==> flow/design.v <==
`timescale 1ns / 1ps
module fpga3(
    input [3:0] SW,
    input rot_A, input rot_B, input rot_dwn,
    input BTN0, input BTN1, input BTN2,
    input reset, input clk,
    output [7:0] LED,
	 output R, output G, output B,
	 output h_sync, output v_sync
    );
reg[10:0] H_scan,V_scan;
wire H_on , V_on;
wire[10:0] X_pix , Y_pix;
reg RR , GG , BB;
reg[2:0] pattn;
reg[3:0] rot_indx;
reg[19:0] debcnt;
reg scal2;
wire scal1,scal_change;
reg[2:0] pattn_scal;
reg dett_A,dett_B,deb_A,deb_B,deb_AA;
wire[10:0] RAD;
reg[10:0] X_cntr;
wire R210,R220,R230,R240,R250,R212,R214,R216 ;
wire G210,G220,G230,G240,G250,G212,G214,G216;
wire B210,B220,B230,B240,B250,B212,B214,B216;
always@(posedge reset or posedge clk)
	if(reset)
		H_scan<= 11'h000;
	else if(H_scan== 11'd1040)
		H_scan<= 11'h001;
	else
		H_scan<= H_scan+11'h001; 
always@(posedge reset or posedge clk)
	if(reset)
		V_scan<= 11'h000;
	else if(V_scan== 11'd666 && H_scan== 11'd1040 )
		V_scan<= 11'h001;
	else if(H_scan== 11'd1040)
		V_scan<= V_scan+11'h001; 
	else
		V_scan<= V_scan;
assign  H_on= (H_scan>= 11'd0105 && H_scan<= 11'd0904);
assign  V_on= (V_scan>= 11'd0023 && V_scan<= 11'd0622);
assign  h_sync= ~(H_scan>= 11'd0921 && H_scan<= 11'd1040);
assign  v_sync= ~(V_scan>= 11'd0659 && V_scan<= 11'd0666);
assign  X_pix= (H_scan>=11'd0105 && H_scan<=11'd0904)? H_scan - 11'd0105 : 11'd0000;
assign  Y_pix= (V_scan>=11'd0023 && V_scan<=11'd0622)? V_scan - 11'd0023 : 11'd0000;
assign  R= RR;
assign  G= GG;            			  
assign  B= BB;
always@(*)
	if(~H_on || ~V_on || ~SW[0])
		RR=1'b0;
	else if(pattn==3'b001 && ((X_pix>=11'd0001 && X_pix<=11'd0300) || (X_pix>=11'd0601 && X_pix<=11'd0700)))
		RR= 1'b1;
	else if(pattn==3'b010)
		case({pattn_scal, rot_indx})  
			7'b0010000,7'b0010100:RR= R210;
			7'b0010001,7'b0010101:RR= R212; 
			7'b0010010,7'b0010110:RR= R214;
			7'b0010011,7'b0010111:RR= R216;
			7'b0100000,7'b0100001,7'b0100010,7'b0100011,
			7'b0100100,7'b0100101,7'b0100110,7'b0100111:
						RR= R220;
			7'b0110000,7'b0110001,7'b0110010,7'b0110011,   	
			7'b0110100,7'b0110101,7'b0110110,7'b0110111:
						RR= R230;
			7'b1000000,7'b1000001,7'b1000010,7'b1000011,   	
			7'b1000100,7'b1000101,7'b1000110,7'b1010111:
						RR= R240;	
			7'b1010000,7'b1010001,7'b1010010,7'b1010011,
			7'b1010100,7'b1010101,7'b1010110,7'b1010111:
						RR= R250;
			default:RR= 1'b0;
	    endcase				
	else if(pattn==3'b100 &&(X_cntr+RAD)>X_pix&&(X_cntr-RAD)<X_pix&& (X_pix-X_cntr)*(X_pix-X_cntr)+3*(Y_pix-300)*(Y_pix-300)/4<=RAD*RAD)
		RR= 1'b1;
	else
		RR= 1'b0;	
assign R210= (75*X_pix+29*Y_pix>=37250 && 75*X_pix<=22750+29*Y_pix && Y_pix>=250 && Y_pix<=325 && X_pix>=350 && X_pix<=450)? 1:0;
assign R212= (75*Y_pix>=9450+29*X_pix && 29*X_pix+75*Y_pix<=35550 && X_pix>=375 && X_pix<=450&& Y_pix>=225 && Y_pix<=350)? 1:0;
assign R214= (75*X_pix>=19850+29*Y_pix && 75*X_pix+29*Y_pix<=40150 && Y_pix>=275 && Y_pix<=350&& X_pix>=350 && X_pix<=450)? 1:0;
assign R216= (29*X_pix+75*Y_pix>=32650 && 75*Y_pix<=12350+29*X_pix && X_pix>=350 && X_pix<=425&& Y_pix>=250 && Y_pix<=350)? 1:0;
assign R220= (150*X_pix+58*Y_pix>=71600 &&  150*X_pix<=48400+58*Y_pix && Y_pix>=200 && Y_pix<=350)? 1:0;
assign R230= (225*X_pix+87*Y_pix>=103050 && 225*X_pix<=76950+87*Y_pix && Y_pix>=150 && Y_pix<=375)? 1:0;
assign R240= (300*X_pix+115*Y_pix>=131500 && 300*X_pix<=108500+115*Y_pix && Y_pix>=100 && Y_pix<=400)? 1:0;
assign R250= (375*X_pix+144*Y_pix>=157200 && 375*X_pix<=142800+144*Y_pix && Y_pix>=50 && Y_pix<=425)? 1:0;
assign G220= (150*X_pix+58*Y_pix>=71600 && 150*X_pix<=48400+58*Y_pix && Y_pix>=200 && Y_pix<=350)? 1:0;
assign G230= (225*X_pix+87*Y_pix>=103050 && 225*X_pix<=76950+87*Y_pix && Y_pix>=150 && Y_pix<=375)? 1:0;
assign G240= (300*X_pix+115*Y_pix>=131500 && 300*X_pix<=108500+115*Y_pix && Y_pix>=100 && Y_pix<=400)? 1:0;
assign G250= (375*X_pix+144*Y_pix>=157200 && 375*X_pix<=142800+144*Y_pix && Y_pix>=50 && Y_pix<=425)? 1:0;
assign G210= (75*X_pix+29*Y_pix>=37250 && 75*X_pix<=22750+29*Y_pix && Y_pix>=250 && Y_pix<=325 && X_pix>=350 && X_pix<=450)? 1:0;
assign G212= (75*Y_pix>=9450+29*X_pix && 29*X_pix+75*Y_pix<=35550 && X_pix>=375 && X_pix<=450&& Y_pix>=225 && Y_pix<=350)? 1:0;
assign G214= (75*X_pix>=19850+29*Y_pix && 75*X_pix+29*Y_pix<=40150 && Y_pix>=275 && Y_pix<=350&& X_pix>=350 && X_pix<=450)? 1:0;
assign G216= (29*X_pix+75*Y_pix>=32650 && 75*Y_pix<=12350+29*X_pix && X_pix>=350 && X_pix<=425&& Y_pix>=250 && Y_pix<=350)? 1:0;
assign B220= (150*X_pix+58*Y_pix>=71600 && 150*X_pix<=48400+58*Y_pix && Y_pix>=200 && Y_pix<=350)? 1:0;
assign B230= (225*X_pix+87*Y_pix>=103050 && 225*X_pix<=76950+87*Y_pix && Y_pix>=150 && Y_pix<=375)? 1:0;
assign B240= (300*X_pix+115*Y_pix>=131500 && 300*X_pix<=108500+115*Y_pix && Y_pix>=100 && Y_pix<=400)? 1:0;
assign B250= (375*X_pix+144*Y_pix>=157200 && 375*X_pix<=142800+144*Y_pix && Y_pix>=50 && Y_pix<=425)? 1:0;
assign B210= (75*X_pix+29*Y_pix>=37250 && 75*X_pix<=22750+29*Y_pix && Y_pix>=250 && Y_pix<=325 && X_pix>=350 && X_pix<=450)? 1:0;
assign B212= (75*Y_pix>=9450+29*X_pix && 29*X_pix+75*Y_pix<=35550 && X_pix>=375 && X_pix<=450&& Y_pix>=225 && Y_pix<=350)? 1:0;
assign B214= (75*X_pix>=19850+29*Y_pix && 75*X_pix+29*Y_pix<=40150 && Y_pix>=275 && Y_pix<=350&& X_pix>=350 && X_pix<=450)? 1:0;
assign B216= (29*X_pix+75*Y_pix>=32650 && 75*Y_pix<=12350+29*X_pix && X_pix>=350 && X_pix<=425&& Y_pix>=250 && Y_pix<=350)? 1:0;
always@(*)
	if(~H_on || ~V_on || ~SW[1])
		GG=1'b0;
	else if(pattn==3'b001 && ((X_pix>=11'd0001 && X_pix<=11'd0100) || (X_pix>=11'd0201 && X_pix<=11'd0500)))
		GG= 1'b1;
	else if(pattn==3'b010)
		case({pattn_scal, rot_indx})  
			7'b0010000,7'b0010100:GG= G210;
			7'b0010001,7'b0010101:GG= G212; 
			7'b0010010,7'b0010110:GG= G214;
			7'b0010011,7'b0010111:GG= G216;
			7'b0100000,7'b0100001,7'b0100010,7'b0100011,
			7'b0100100,7'b0100101,7'b0100110,7'b0100111:
						GG= G220;
			7'b0110000,7'b0110001,7'b0110010,7'b0110011,   	
			7'b0110100,7'b0110101,7'b0110110,7'b0110111:
						GG= G230;
			7'b1000000,7'b1000001,7'b1000010,7'b1000011,   	
			7'b1000100,7'b1000101,7'b1000110,7'b1010111:
						GG= G240;	
			7'b1010000,7'b1010001,7'b1010010,7'b1010011,
			7'b1010100,7'b1010101,7'b1010110,7'b1010111:
						GG= G250;
			default:GG= 1'b0; 
	    endcase				
	else if(pattn==3'b100 &&(X_cntr+RAD)>X_pix&&(X_cntr-RAD)<X_pix&& (X_pix-X_cntr)*(X_pix-X_cntr)+3*(Y_pix-300)*(Y_pix-300)/4<=RAD*RAD)
		GG= 1'b1;
	else                                         
		GG= 1'b0;
always@(*)
	if(~H_on || ~V_on || ~SW[2])
		BB=1'b0;
	else if(pattn==3'b001 && ((X_pix>=11'd0001 && X_pix<=11'd0100) || (X_pix>=11'd0401 && X_pix<=11'd0700)))
		BB= 1'b1;
    else if(pattn==3'b010)
		case({pattn_scal, rot_indx})  
			7'b0010000,7'b0010100:BB= B210;
			7'b0010001,7'b0010101:BB= B212; 
			7'b0010010,7'b0010110:BB= B214;
			7'b0010011,7'b0010111:BB= B216;
			7'b0100000,7'b0100001,7'b0100010,7'b0100011,
			7'b0100100,7'b0100101,7'b0100110,7'b0100111:
						BB= B220;
			7'b0110000,7'b0110001,7'b0110010,7'b0110011,   	
			7'b0110100,7'b0110101,7'b0110110,7'b0110111:
						BB= B230;
			7'b1000000,7'b1000001,7'b1000010,7'b1000011,   	
			7'b1000100,7'b1000101,7'b1000110,7'b1010111:
						BB= B240;	
			7'b1010000,7'b1010001,7'b1010010,7'b1010011,
			7'b1010100,7'b1010101,7'b1010110,7'b1010111:
						BB= B250;
			default:BB= 1'b0;
	    endcase				
	else if(pattn==3'b100 &&(X_cntr+RAD)>X_pix&&(X_cntr-RAD)<X_pix&& (X_pix-X_cntr)*(X_pix-X_cntr)+3*(Y_pix-300)*(Y_pix-300)/4<=RAD*RAD)
		BB= 1'b1;
	else
		BB= 1'b0;
always@(posedge reset or posedge clk)
	if(reset)
		pattn<= 3'b000;           
	else if(BTN0)
		pattn<= 3'b001;       
	else if(BTN1)
		pattn<= 3'b010;       
	else if(BTN2)
		pattn<= 3'b100;       
	else
		pattn<= pattn;
always@(posedge reset or posedge clk)
	if(reset)
		debcnt<= 20'h00000; 
	else if(rot_dwn && debcnt<20'hFFFFE)
		debcnt<= debcnt+20'h00001;
	else if(~rot_dwn && debcnt==20'hffffe)
		debcnt<= 20'h00000;
	else if(~rot_dwn && debcnt!=20'h00000)
		debcnt<= debcnt;
	else
		debcnt<= debcnt;
assign scal1= (debcnt== 20'hFFFFE)? 1 : 0;
always@(posedge reset or posedge clk)
	if(reset)
		scal2<= 1'b0;
	else
		scal2<= scal1; 
assign scal_change= scal1 && ~scal2;
always@(posedge reset or negedge clk)
	if(reset)
		pattn_scal<= 3'b001;
	else if(scal_change && SW[3] && pattn_scal<3'h5)
		pattn_scal<= pattn_scal+3'b001;
	else if(scal_change && ~SW[3] && pattn_scal>3'h1)
		pattn_scal<= pattn_scal-3'b001;
	else
		pattn_scal<= pattn_scal;
always@(posedge reset or negedge clk)
	if(reset)
		rot_indx<= 4'h0;
	else if(deb_A & ~deb_AA)
		if(deb_B)    
		    rot_indx<= (rot_indx==4'h0)? 4'h7 : rot_indx- 4'h1;
		else
			rot_indx<= (rot_indx==4'h7)? 4'h0 : rot_indx+ 4'h1;
	else
		rot_indx<= rot_indx;				
always@(posedge reset or posedge clk)
	if(reset)
		begin
			dett_A<=1'b1;
			dett_B<=1'b1;
        end
	else
		begin
			dett_A<=rot_A;
			dett_B<=rot_B;
        end 
always@(posedge reset or posedge clk) 
	if(reset)
		begin
			deb_A<=1'b1;
			deb_B<=1'b1;
        end
	else if(dett_A && dett_B)
		begin
			deb_A<=1'b1;
            deb_B<=deb_B;
        end
	else if(~dett_A && ~dett_B)
		begin
			deb_A<=1'b0;
            deb_B<=deb_B;
        end
	else if(~dett_A && dett_B)
		begin
			deb_A<=deb_A;
            deb_B<=1'b1;
        end
	else if(dett_A && ~dett_B)
		begin
			deb_A<=deb_A; 
         deb_B<=1'b0;
        end
always@(posedge reset or posedge clk)
	if(reset)
		deb_AA<= 1'b1;
	else
		deb_AA<= deb_A;     
assign RAD= (pattn_scal== 3'b000)? 11'd000 :
            (pattn_scal== 3'b001)? 11'd050 :
				(pattn_scal== 3'b010)? 11'd100 :
				(pattn_scal== 3'b011)? 11'd150 :
				(pattn_scal== 3'b100)? 11'd200 :
				(pattn_scal== 3'b101)? 11'd250 : 
								   11'd000;
always@(*)
	case({SW[3], rot_indx})
		5'h11:  X_cntr= 11'd430;
		5'h12:  X_cntr= 11'd450;
		5'h13:  X_cntr= 11'd470;
		5'h14:  X_cntr= 11'd500;
		5'h15:  X_cntr= 11'd530;
		5'h16:  X_cntr= 11'd550;
		5'h17:  X_cntr= 11'd570;
		5'h01:  X_cntr= 11'd370;
		5'h02:  X_cntr= 11'd350;
		5'h03:  X_cntr= 11'd330;
		5'h04:  X_cntr= 11'd300;
		5'h05:  X_cntr= 11'd270;
		5'h06:  X_cntr= 11'd250;
		5'h07:  X_cntr= 11'd230;
		default:X_cntr= 11'd400;
	endcase		
assign LED[7:0]= {rot_indx, 1'b0, pattn_scal};
endmodule
Hand-over note for fpga3

== Tool chain data of fpga3 ==
Tool output for the design above before and after an edit, in the order of the flow.
"original" refers to lines of the RTL above, "edited" to lines of the edited file.
"difference" is "edited" less "original", of the values as shown; "relative change" is that difference over "original", in percent.
Operators: Yosys type, input widths -> output width; for muxes data width and select width s.
Library cell names are shortened.
A cell with n/a has no value.

* Top module: fpga3
* Clock input: clk
* Standard-cell library: sky130hd
* Library corner: tt_025C_1v80

== Diff ==
Unified diff, file above to edited file.
A script made this edit. It changes what the design does and was not meant as an optimisation.

<pre>
@@ -213,11 +213,10 @@
 		begin
 			dett_A<=1'b1;
-			dett_B<=1'b1;
         end
 	else
 		begin
 			dett_A<=rot_A;
-			dett_B<=rot_B;
         end 
+always @(*) dett_B = rot_B;
 always@(posedge reset or posedge clk) 
 	if(reset)
</pre>

== Word-level counts ==
Source: Yosys, flattened and elaborated, memories not mapped. Widths are those after wreduce. Registers that Yosys merges into a memory's read port (data or address) are not register bits. Print and check cells do not count.
Yosys's memory passes give these memory sizes; they may raise the number of words (mostly to a power of two), join words into wider ones and drop unused or constant bits.

{| class="wikitable"
|+ Cells by class
! what !! original !! edited !! difference !! relative change (%)
|-
| bitwise logic cells || 16 || 16 || 0 || 0.00
|-
| magnitude comparators || 54 || 54 || 0 || 0.00
|-
| multiply operators || 16 || 16 || 0 || 0.00
|-
| reductions and logical operators || 83 || 83 || 0 || 0.00
|-
| muxes and demuxes || 43 || 43 || 0 || 0.00
|-
| equality and inequality tests || 51 || 51 || 0 || 0.00
|-
| add/subtract/negate cells || 28 || 28 || 0 || 0.00
|}

{| class="wikitable"
|+ Operators by type and width
! cell !! original !! edited !! difference !! relative change (%)
|-
| $le 32x22->1 || 1 || 0 || -1 || -100.00
|-
| $le 32x32->1 || 1 || 2 || +1 || +100.00
|-
| $logic_and 1x1->1 || 59 || 59 || 0 || 0.00
|-
| $mux 1 || 21 || 21 || 0 || 0.00
|-
| $eq 7x6->1 const B || 16 || 16 || 0 || 0.00
|-
| $eq 7x7->1 const B || 15 || 15 || 0 || 0.00
|-
| $not 1->1 || 15 || 15 || 0 || 0.00
|-
| $le 11x9->1 const B || 9 || 9 || 0 || 0.00
|-
| $eq 7x5->1 const B || 8 || 8 || 0 || 0.00
|-
| $logic_or 1x1->1 || 7 || 7 || 0 || 0.00
|-
| $mul 7x11->18 const A || 6 || 6 || 0 || 0.00
|-
| $mux 8 || 6 || 6 || 0 || 0.00
|-
| $add 32x32->32 || 5 || 5 || 0 || 0.00
|-
| $ge 11x8->1 const B || 5 || 5 || 0 || 0.00
|-
| $mux 11 || 5 || 5 || 0 || 0.00
|-
| $mux 3 || 5 || 5 || 0 || 0.00
|-
| $reduce_bool 2->1 || 5 || 5 || 0 || 0.00
|-
| $ge 11x9->1 const B || 4 || 4 || 0 || 0.00
|-
| $le 11x10->1 const B || 4 || 4 || 0 || 0.00
|-
| $reduce_or 2->1 || 4 || 4 || 0 || 0.00
|-
| $eq 3x2->1 const B || 3 || 3 || 0 || 0.00
|-
| $eq 3x3->1 const B || 3 || 3 || 0 || 0.00
|-
| $ge 11x10->1 const B || 3 || 3 || 0 || 0.00
|-
| $mul 5x11->16 const A || 3 || 3 || 0 || 0.00
|-
| $mux 4 || 3 || 3 || 0 || 0.00
|-
| $reduce_or 8->1 || 3 || 3 || 0 || 0.00
|-
| $add 11x1->11 const B || 2 || 2 || 0 || 0.00
|-
| $add 15x32->32 const A || 2 || 2 || 0 || 0.00
|}

The list need not be complete.

{| class="wikitable"
|+ Word-level totals
! what !! original !! edited !! difference !! relative change (%)
|-
| flip-flop bits (word level) || 58 || 57 || -1 || -1.72
|-
| elaborated cells || 304 || 303 || -1 || -0.33
|-
| output and inout bits || 13 || 13 || 0 || 0.00
|-
| bits in read-only memories || 288 || 288 || 0 || 0.00
|-
| memories || 1 || 1 || 0 || 0.00
|}

{| class="wikitable"
|+ Memory list
! what !! original !! edited
|-
| words x width with read and write ports || 32x9 r1 w0 || 32x9 r1 w0
|}

== Logic depth ==
Longest topological path by Yosys (ltp), each cell counted once; first at word level (registers and memories cut), then after technology mapping (sequential cells cut; the memories' decode and read muxes count).

{| class="wikitable"
|+ Depth
! what !! original !! edited !! difference !! relative change (%)
|-
| depth after elaboration || 16 || 16 || 0 || 0.00
|-
| ABC_AREA || 0 || 0 || n/a || n/a
|-
| gate-level depth with buffers || 65 || 58 || -7 || -10.77
|-
| mapped depth without buffers || 63 || 55 || -8 || -12.70
|}

== Synthesis result ==
Yosys stat after the flow's synthesis: flattened, memories mapped to cells. It holds for the ABC_AREA given above (unset counts as 0); a run with the other value may have another netlist.

{| class="wikitable"
|+ Mapped netlist
! what !! original !! edited !! difference !! relative change (%)
|-
| area of sequential cells (um^2) || 1458.9 || 1432.6 || -26.3 || -1.80
|-
| cell area after synthesis (um^2) || 42583.3 || 40974.3 || -1609.0 || -3.78
|-
| cell count || 5183 || 4987 || -196 || -3.78
|-
| flip-flops || 58 || 57 || -1 || -1.72
|}

{| class="wikitable"
|+ Cells by type
! type !! original !! edited !! difference !! relative change (%)
|-
| fa_1 || 502 || 442 || -60 || -11.95
|-
| inv_1 || 888 || 829 || -59 || -6.64
|-
| nand2_1 || 365 || 307 || -58 || -15.89
|-
| o21a_1 || 43 || 74 || +31 || +72.09
|-
| a21o_1 || 94 || 124 || +30 || +31.91
|-
| a211oi_1 || 54 || 31 || -23 || -42.59
|-
| nor2b_1 || 49 || 70 || +21 || +42.86
|-
| nor2_1 || 364 || 345 || -19 || -5.22
|-
| xnor2_1 || 222 || 239 || +17 || +7.66
|-
| a21oi_1 || 284 || 269 || -15 || -5.28
|-
| nor3_1 || 98 || 85 || -13 || -13.27
|-
| o211ai_1 || 43 || 30 || -13 || -30.23
|-
| nor4_1 || 20 || 33 || +13 || +65.00
|-
| clkbuf_1 || 83 || 72 || -11 || -13.25
|-
| or2_2 || 29 || 18 || -11 || -37.93
|-
| xor2_1 || 126 || 136 || +10 || +7.94
|-
| ha_1 || 836 || 845 || +9 || +1.08
|-
| a311o_1 || 9 || 1 || -8 || -88.89
|}

The list need not be complete.

== Layout results ==
Both versions went through the flow (Yosys, OpenROAD) with the same settings in each pair. Constraints: input delay and output delay 20% of the set period each, output load 0.01 pF.

Flow settings, pair 1:
* period_ns: 50.0
* CAP_MARGIN: 20
* CORE_MARGIN: 2
* CORE_UTILIZATION: 40
* SLEW_MARGIN: 20

{| class="wikitable"
|+ Final reports, pair 1
! what !! original !! edited !! difference !! relative change (%)
|-
| post-route worst hold slack (ps) || 376 || 384 || +8 || n/a
|-
| sum of negative setup slack (ps) || 0 || 0 || 0 || n/a
|-
| standard-cell area after routing (um^2) || 45009.4 || 43432.9 || -1576.5 || -3.50
|-
| setup slack of the worst path (ps) || 1791 || 1606 || -185 || n/a
|-
| mapped cell area after synthesis (um^2) || 42583.3 || 40974.3 || -1609.0 || -3.78
|-
| final design utilization || 0.427 || 0.427 || 0.000 || n/a
|-
| area of the die (um^2) || 109085.0 || 105012.0 || -4073.0 || -3.73
|}

Flow settings, pair 2:
* ABC_AREA: 0
* CAP_MARGIN: 30
* CELL_PAD_IN_SITES_GLOBAL_PLACEMENT: 0
* CORE_UTILIZATION: 26
* PLACE_DENSITY_LB_ADDON: 0.07
* SETUP_SLACK_MARGIN: 4.94
* TNS_END_PERCENT: 45
* period_ns: 49.8
* CORE_MARGIN: 2
* SLEW_MARGIN: 20

{| class="wikitable"
|+ Final reports, pair 2
! what !! original !! edited !! difference !! relative change (%)
|-
| post-route worst hold slack (ps) || 376 || 399 || +23 || n/a
|-
| sum of negative setup slack (ps) || 0 || 0 || 0 || n/a
|-
| standard-cell area after routing (um^2) || 47101.4 || 45240.9 || -1860.5 || -3.95
|-
| setup slack of the worst path (ps) || 4374 || 4042 || -332 || n/a
|-
| mapped cell area after synthesis (um^2) || 42583.3 || 40974.3 || -1609.0 || -3.78
|-
| final design utilization || 0.289 || 0.289 || 0.000 || n/a
|-
| area of the die (um^2) || 167036.0 || 160785.0 || -6251.0 || -3.74
|}

End of note.
